==> flow/design.v <==
module bldc_esc #(parameter DATA_WIDTH = 16,parameter debounce = 3)(
  input clk,              		 
  input reset,            		 
  input pwm_en,						 
  input encoder_a,  				 
  input encoder_b,  				 
  input [DATA_WIDTH-1:0] pwm_period,	 
  input [DATA_WIDTH-1:0] period_reference,	 
  input [DATA_WIDTH-1:0] Kp_ext, 
  input [DATA_WIDTH-1:0] Ki_ext, 
  input [DATA_WIDTH-1:0] Kd_ext, 
  input override_internal_pid,		 
  output reg motor_positive,   		 
  output reg motor_negative 			 
);
  reg motor_pwm;
  reg [DATA_WIDTH-1:0] pwm_counter;
  reg [DATA_WIDTH-1:0] pwm_duty_cycle;
  reg [1:0]encoder_state;
  reg [1:0]prev_encoder_state;
  reg [1:0]pwm_direction;
  reg [DATA_WIDTH-1:0] period_speed ; 
  reg [DATA_WIDTH-1:0] speed_ctr;
  reg [DATA_WIDTH-1:0] Kp ;
  reg [DATA_WIDTH-1:0] Ki ;
  reg [DATA_WIDTH-1:0] Kd ;
  reg signed[DATA_WIDTH-1:0] error;
  reg signed[(DATA_WIDTH)-1:0] integral;
  reg signed[DATA_WIDTH-1:0] derivative;
  reg signed [(DATA_WIDTH)-1:0] pid_output;
  reg signed[DATA_WIDTH-1:0] previous_error;
  reg [2:0] encoder_a_shift_reg;
  reg encoder_a_reg;
  reg [2:0] encoder_b_shift_reg;
  reg encoder_b_reg;
 always @(posedge clk or posedge reset) begin
    if (reset) begin
        integral <= 16'b0;
        pwm_counter <= {DATA_WIDTH{1'b0}};
        encoder_state <= 2'b0;
        prev_encoder_state <= 2'b0;
        pwm_direction<=2'b00;
        motor_positive<=1'b0;
        motor_negative<=1'b0;
        Kp <= 16'd1;
        Ki <= 16'd0;
        Kd <= 16'd0;
        speed_ctr<={DATA_WIDTH{1'b0}};
        previous_error <= {DATA_WIDTH{1'b0}};
        error<=8'b0;
        period_speed <= 16'b0;
        pid_output <= 16'b0;
        derivative <= 16'b0;
        pwm_duty_cycle <= 16'b0;
        motor_pwm <= 1'b0;
        encoder_a_shift_reg <= 3'b0;
        encoder_a_reg <= 1'b0;
        encoder_b_shift_reg <= 3'b0;
        encoder_b_reg <= 1'b0;
    end 
    else begin
        encoder_a_shift_reg <= {encoder_a_shift_reg[debounce-2:0],encoder_a};
        if (encoder_a_shift_reg == {debounce{1'b0}} || encoder_a_shift_reg == {debounce{1'b1}})begin
            encoder_a_reg <= encoder_a_shift_reg[0];
        end
        encoder_b_shift_reg <= {encoder_b_shift_reg[debounce-2:0],encoder_b};
        if (encoder_b_shift_reg == {debounce{1'b0}} || encoder_b_shift_reg == {debounce{1'b1}})begin
            encoder_b_reg <= encoder_b_shift_reg[0];
        end
        pid_output <= Kp * error + Ki * integral + Kd * derivative;	 
        if(pid_output<1) begin			 
			pwm_duty_cycle<=pwm_period;
		end 
		else if (pid_output>pwm_period) begin	 
			pwm_duty_cycle<=1;
		end 
		else begin
			pwm_duty_cycle<= pid_output;	 
		end
        derivative <= error - previous_error;
        if (integral + error > 2047) begin  
            integral <= 2047;  
        end 
        else if (integral + error < -2048) begin
            integral <= -2048; 
        end 
        else begin
            integral <= integral + error;  
        end
        previous_error<=error;
        error <= period_reference - period_speed;
        motor_pwm <= (pwm_counter < pwm_duty_cycle) & pwm_en;  
        if (pwm_counter == pwm_period) begin
            pwm_counter <= 16'd0;
        end
        else begin
            pwm_counter <= pwm_counter + 1;
        end
        encoder_state <= {encoder_a_reg, encoder_b_reg};
        prev_encoder_state <= encoder_state;
        case ({encoder_state, prev_encoder_state})
            4'b0100, 4'b1101,4'b1011: begin 
                pwm_direction<=2'b10;
            end
            4'b1000,4'b1110,4'b0111: begin 
                pwm_direction<=2'b01;
            end
            4'b1100, 4'b0011, 4'b1001,4'b0110: begin 
                pwm_direction<=2'b00;
            end
            default: begin
                pwm_direction<=pwm_direction; 
            end
        endcase
        if(pwm_en==1'b0)begin
            motor_positive<=1'b0;
            motor_negative<=1'b0;
		end 
		else begin
            case(pwm_direction)
                2'b00: begin
      				if(period_reference>32767) begin  
						motor_positive<=1'b0;
						motor_negative<=motor_pwm;
					end
					else begin
						motor_positive<=motor_pwm;
						motor_negative<=1'b0;
					end
                end 
                2'b01:begin
                    motor_positive<=1'b0;
                    motor_negative<=motor_pwm;
                end
                2'b10:begin
                    motor_positive<=motor_pwm;
                    motor_negative<=1'b0;
                end
                default: begin
                    motor_positive <= 1'b0;
                    motor_negative <= 1'b0;
                end
            endcase
        end
		if(override_internal_pid) begin
			Kp<=Kp_ext;
			Ki<=Ki_ext;
			Kd<=Kd_ext;
		end 
		else begin
			Kp<=Kp;
			Ki<=Ki;
			Kd<=Kd;
		end
      if((prev_encoder_state[0]==1'b0 && encoder_a_reg==1'b1) || speed_ctr==16'h00ff) begin
            period_speed<=speed_ctr;
            speed_ctr<={DATA_WIDTH{1'b0}};
        end else begin
            speed_ctr<=speed_ctr+1;
        end
    end
 end
endmodule
Reports on bldc_esc
Tool output for the design above, in the order of the flow.
Lines are those of the file above, counted from 1.
Operators carry their Yosys type and port widths (W data, S select, Z words).
Library cell names are shortened.
{"block": "setup", "top": "bldc_esc", "clock_port": "clk", "library": "sky130hd", "corner": "tt_025C_1v80"}

Word level
Yosys after proc, flatten, opt, wreduce and memory -nomap, before mapping. Memory bits, and registers merged into a memory's read port (data or address), are not among the register bits. Print and check cells are not counted.
{"block": "classes", "muxes": 13, "compare": 6, "n_mul": 3, "reduce_and_logical": 11, "n_addsub": 8, "bitwise": 2, "n_eq": 16}
{"block": "op_table", "cell": "$mul A16 B16 Y16", "n": 3}
{"block": "op_table", "cell": "$mux W16", "n": 6}
{"block": "op_table", "cell": "$add A16 B16 Y16", "n": 3}
{"block": "op_table", "cell": "$add A16 B1 Y16 const B", "n": 2}
{"block": "op_table", "cell": "$sub A16 B16 Y16", "n": 2}
{"block": "op_table", "cell": "$eq A4 B4 Y1 const B", "n": 6}
{"block": "op_table", "cell": "$add A16 B16 Y17", "n": 1}
{"block": "op_table", "cell": "$gt A17 B12 Y1 const B", "n": 1}
{"block": "op_table", "cell": "$lt A17 B12 Y1 const B", "n": 1}
{"block": "op_table", "cell": "$gt A16 B15 Y1 const B", "n": 1}
{"block": "op_table", "cell": "$gt A16 B16 Y1", "n": 1}
{"block": "op_table", "cell": "$lt A16 B16 Y1", "n": 1}
{"block": "op_table", "cell": "$eq A16 B16 Y1", "n": 1}
{"block": "op_table", "cell": "$lt A16 B2 Y1 const B", "n": 1}
{"block": "op_table", "cell": "$eq A16 B8 Y1 const B", "n": 1}
{"block": "op_table", "cell": "$eq A4 B3 Y1 const B", "n": 3}
{"block": "op_table", "cell": "$eq A3 B3 Y1 const B", "n": 2}
{"block": "op_table", "cell": "$logic_not A3 Y1", "n": 2}
{"block": "op_table", "cell": "$reduce_or A3 Y1", "n": 2}
{"block": "op_table", "cell": "$pmux W2 S3", "n": 1}
{"block": "op_table", "cell": "$eq A4 B2 Y1 const B", "n": 1}
{"block": "op_table", "cell": "$reduce_or A4 Y1", "n": 1}
{"block": "op_table", "cell": "$pmux W1 S2", "n": 2}
{"block": "op_table", "cell": "$mux W1", "n": 4}
{"block": "op_table", "cell": "$logic_or A1 B1 Y1", "n": 3}
{"block": "op_table", "cell": "$reduce_bool A3 Y1", "n": 1}
{"block": "op_table", "cell": "$eq A2 B1 Y1 const B", "n": 1}
{"block": "op_table", "cell": "$eq A2 B2 Y1 const B", "n": 1}
Other operator kinds: 4; their cells: 4.
{"block": "bits", "reg_bits": 209, "elab_cells": 81}

Depth
Depth = most cells in a row (Yosys ltp): at word level without a register or memory, in the mapped netlist without a sequential cell, where the memories' decode and read muxes count.
{"block": "logic_depth", "ltp_word": 4, "abc_area": 0, "depth_mapped": 25}

Mapped cells and area
Source: synth_stat.txt of the flow (Yosys; design flattened, memories mapped). It holds for the ABC_AREA given above (unset counts as 0); a run with the other value may have another netlist.
Totals and module areas in this step are rounded.
{"block": "synth_totals", "stdcells": 2364, "sequential_area_um2": 5258, "area_um2": 22750, "ffs": 210, "n_buf": 65}
{"block": "types", "cell": "fa_1", "n": 291, "area_total_um2": 5.83E+03}
{"block": "types", "cell": "dfrtp_1", "n": 208, "area_total_um2": 5.2E+03}
{"block": "types", "cell": "ha_1", "n": 215, "area_total_um2": 2690.08}
{"block": "types", "cell": "inv_1", "n": 492, "area_total_um2": 1.85E+03}
{"block": "types", "cell": "and2_1", "n": 266, "area_total_um2": 1.66E+03}
{"block": "types", "cell": "xnor2_1", "n": 136, "area_total_um2": 1.19E+03}
{"block": "types", "cell": "nand2_1", "n": 203, "area_total_um2": 761.981}
{"block": "types", "cell": "mux2_2", "n": 50, "area_total_um2": 563.04}
{"block": "types", "cell": "xor2_1", "n": 47, "area_total_um2": 411.645}
{"block": "types", "cell": "nor2_1", "n": 76, "area_total_um2": 285.274}
{"block": "types", "cell": "a21oi_1", "n": 47, "area_total_um2": 235.226}
{"block": "types", "cell": "clkbuf_1", "n": 60, "area_total_um2": 225.216}
{"block": "types", "cell": "o21ai_0", "n": 44, "area_total_um2": 220.211}
{"block": "types", "cell": "nand3_1", "n": 27, "area_total_um2": 135.13}
{"block": "types", "cell": "and3_1", "n": 16, "area_total_um2": 100.096}
{"block": "types", "cell": "nor3_1", "n": 20, "area_total_um2": 100.096}
{"block": "types", "cell": "o21a_1", "n": 12, "area_total_um2": 90.086}
{"block": "types", "cell": "o22ai_1", "n": 14, "area_total_um2": 87.584}
Other cell types: 42; their cells: 140.

Timing after synthesis
Path of least setup slack by OpenSTA after synthesis, without wires, with an ideal clock, recovery checks aside; 20% of the period is set as input and as output delay. Where synthesis merged equal registers, the netlist keeps one of their names.
{"block": "synth_path", "path_type": "reg-to-reg", "from": "reg error[3]", "to": "reg pid_output[15]", "clock_period_ps": 8000, "t_required_ps": 7920, "delay_ps": 6664, "arrival_time_ps": 6584, "setup_slack_ps": 1336, "path_stages": 25, "n_path_buf": 1, "period_less_setup_slack_ps": 6664}
"delay_ps" = arrival - input delay + setup time.
"path_stages" counts driving pins, that of a launching flip-flop among them; a cell with two outputs on the path counts twice.
"period_less_setup_slack_ps" = period - worst setup slack (recovery checks aside). The figure is calculated, with input and output delays left at 20% of the set period.
The rows between start and end are the longest chain of elaborated cells between them; the timing report does not say that the signal goes this way. Where chains are equally long, one stands for them.
A line is the first line of the expression or statement that the cell stems from. Yosys adds cells for indexed reads and writes and turns some case tables into memories.
{"block": "synth_between", "cell_sequence": "dfrtp_1 > clkbuf_1 > and2_1 > fa_1 > inv_1 > fa_1 > fa_1 > inv_1 > fa_1 > inv_1 > fa_1 > inv_1 > fa_1 > fa_1 > fa_1 > inv_1 > fa_1 > inv_1 > ha_1 > inv_1 > o21bai_1 > a21oi_1 > o21ai_0 > o41ai_1 > xnor2_1", "elab_chain_len": 3}
{"block": "synth_rtl", "element": "from (decl)", "line_no": 27, "source": "reg signed[DATA_WIDTH-1:0] error;"}
{"block": "synth_rtl", "element": "from (assign)", "line_no": 50, "source": "error<=8'b0;"}
{"block": "synth_rtl", "element": "from (assign)", "line_no": 91, "source": "error <= period_reference - period_speed;"}
{"block": "synth_rtl", "element": "$mul A16 B16 Y16", "line_no": 70, "source": "pid_output <= Kp * error + Ki * integral + Kd * derivative;"}
{"block": "synth_rtl", "element": "$add A16 B16 Y16 (2 in a row)", "line_no": 70}
{"block": "synth_rtl", "element": "to (assign)", "line_no": 52, "source": "pid_output <= 16'b0;"}
{"block": "synth_rtl", "element": "to (assign)", "line_no": 70}
{"block": "synth_rtl", "element": "to (decl)", "line_no": 30, "source": "reg signed [(DATA_WIDTH)-1:0] pid_output;"}

Worst path after layout
Path of least setup slack in the final report of run 1 (OpenROAD, finished layout, wires in). Where an end is a register, its clock arrival counts in the times.
The report prints the path's times to 10 ps; the period is as set.
{"block": "layout_path", "path_type": "reg-to-reg", "from": "reg Kp[1]", "to": "reg pid_output[15]", "arrival_time_ps": 8840, "setup_slack_ps": -340, "path_stages": 24, "n_path_buf": 1, "t_required_ps": 8500, "clock_period_ps": 8000}
The rows between start and end are the longest chain of elaborated cells between them; the timing report does not say that the signal goes this way. Where chains are equally long, one stands for them.
At most two assigning lines are given for a register; there are more.
{"block": "layout_between", "cell_sequence": "dfrtp_1 > buf_4 > and2_1 > ha_1 > inv_1 > fa_1 > inv_1 > fa_1 > fa_1 > inv_1 > fa_1 > fa_1 > fa_1 > inv_1 > fa_1 > inv_1 > fa_1 > xnor2_1 > xnor2_1 > xnor2_1 > xnor2_1 > xnor2_1 > xnor2_1 > xnor2_1", "elab_chain_len": 3}
{"block": "layout_rtl", "element": "from (decl)", "line_no": 24, "source": "reg [DATA_WIDTH-1:0] Kp ;"}
{"block": "layout_rtl", "element": "from (assign)", "line_no": 146, "source": "Kp<=Kp_ext;"}
{"block": "layout_rtl", "element": "from (assign)", "line_no": 151, "source": "Kp<=Kp;"}
{"block": "layout_rtl", "element": "$mul A16 B16 Y16", "line_no": 70, "source": "pid_output <= Kp * error + Ki * integral + Kd * derivative;"}
{"block": "layout_rtl", "element": "$add A16 B16 Y16 (2 in a row)", "line_no": 70}
{"block": "layout_rtl", "element": "to (assign)", "line_no": 52, "source": "pid_output <= 16'b0;"}
{"block": "layout_rtl", "element": "to (assign)", "line_no": 70}
{"block": "layout_rtl", "element": "to (decl)", "line_no": 30, "source": "reg signed [(DATA_WIDTH)-1:0] pid_output;"}

Settings and measured results of 3 stored flow runs for module bldc_esc (sky130hd), not sorted in any way. The constraints put input and output delay at 20% of the set period each and load the outputs with 0.01 pF.
"clock_period_reached_ps" means the clock period less the worst setup slack. The figure is calculated, with input and output delays left at 20% of the set period.
"worst_path_allowed_less_slack_ps" = time allowed to the worst setup path (clock period - input delay - output delay, where it has them) - its slack; a late launch clock adds to it, a late capture clock takes from it.
"worst_path_allowed_less_slack_ps" is known to 10 ps.
Results are given in rounded form.

{"run": "run 1", "settings": { "CELL_PAD_IN_SITES_DETAIL_PLACEMENT": 2, "CORE_UTILIZATION": 40, "PLACE_DENSITY": 0.72, "period_ns": 8.0, "CAP_MARGIN": 20, "CORE_MARGIN": 2, "SLEW_MARGIN": 20 }, "results": { "hold_ws_ps": 428, "setup_ws_ps": -338, "clock_period_reached_ps": 8338, "design_die_area_um2": 58800, "post_synth_area_um2": 22750, "final_stdcell_area_um2": 25500, "final_setup_tns_ps": -338, "worst_path_allowed_less_slack_ps": 8340, "worst_setup_path_type": "reg-to-reg", "finish.utilization_frac": 0.453 }}
{"run": "run 2", "settings": { "CELL_PAD_IN_SITES_DETAIL_PLACEMENT": 2, "CELL_PAD_IN_SITES_GLOBAL_PLACEMENT": 2, "CORE_ASPECT_RATIO": 0.67, "CORE_MARGIN": 6, "CORE_UTILIZATION": 28, "CTS_CLUSTER_DIAMETER": 103, "GPL_ROUTABILITY_DRIVEN": 0, "HOLD_SLACK_MARGIN": -0.04, "MAX_ROUTING_LAYER": "met5", "MIN_ROUTING_LAYER": "met2", "PLACE_DENSITY_LB_ADDON": 0.15, "SETUP_SLACK_MARGIN": 0.16, "TNS_END_PERCENT": 55, "period_ns": 4.24, "CAP_MARGIN": 20, "SLEW_MARGIN": 20 }, "results": { "hold_ws_ps": 373, "setup_ws_ps": -2603, "clock_period_reached_ps": 6843, "design_die_area_um2": 88370, "post_synth_area_um2": 22750, "final_stdcell_area_um2": 28780, "final_setup_tns_ps": -24730, "worst_path_allowed_less_slack_ps": 6840, "worst_setup_path_type": "reg-to-reg", "finish.utilization_frac": 0.362 }}
{"run": "run 3", "settings": { "CELL_PAD_IN_SITES_DETAIL_PLACEMENT": 2, "CELL_PAD_IN_SITES_GLOBAL_PLACEMENT": 1, "CORE_MARGIN": 8, "CORE_UTILIZATION": 40, "PLACE_DENSITY": 0.72, "TNS_END_PERCENT": 30, "period_ns": 8.0, "CAP_MARGIN": 20, "SLEW_MARGIN": 20 }, "results": { "hold_ws_ps": 374, "setup_ws_ps": 463, "clock_period_reached_ps": 7537, "design_die_area_um2": 64760, "post_synth_area_um2": 22750, "final_stdcell_area_um2": 25270, "final_setup_tns_ps": 0, "worst_path_allowed_less_slack_ps": 7540, "worst_setup_path_type": "reg-to-reg", "finish.utilization_frac": 0.449 }}
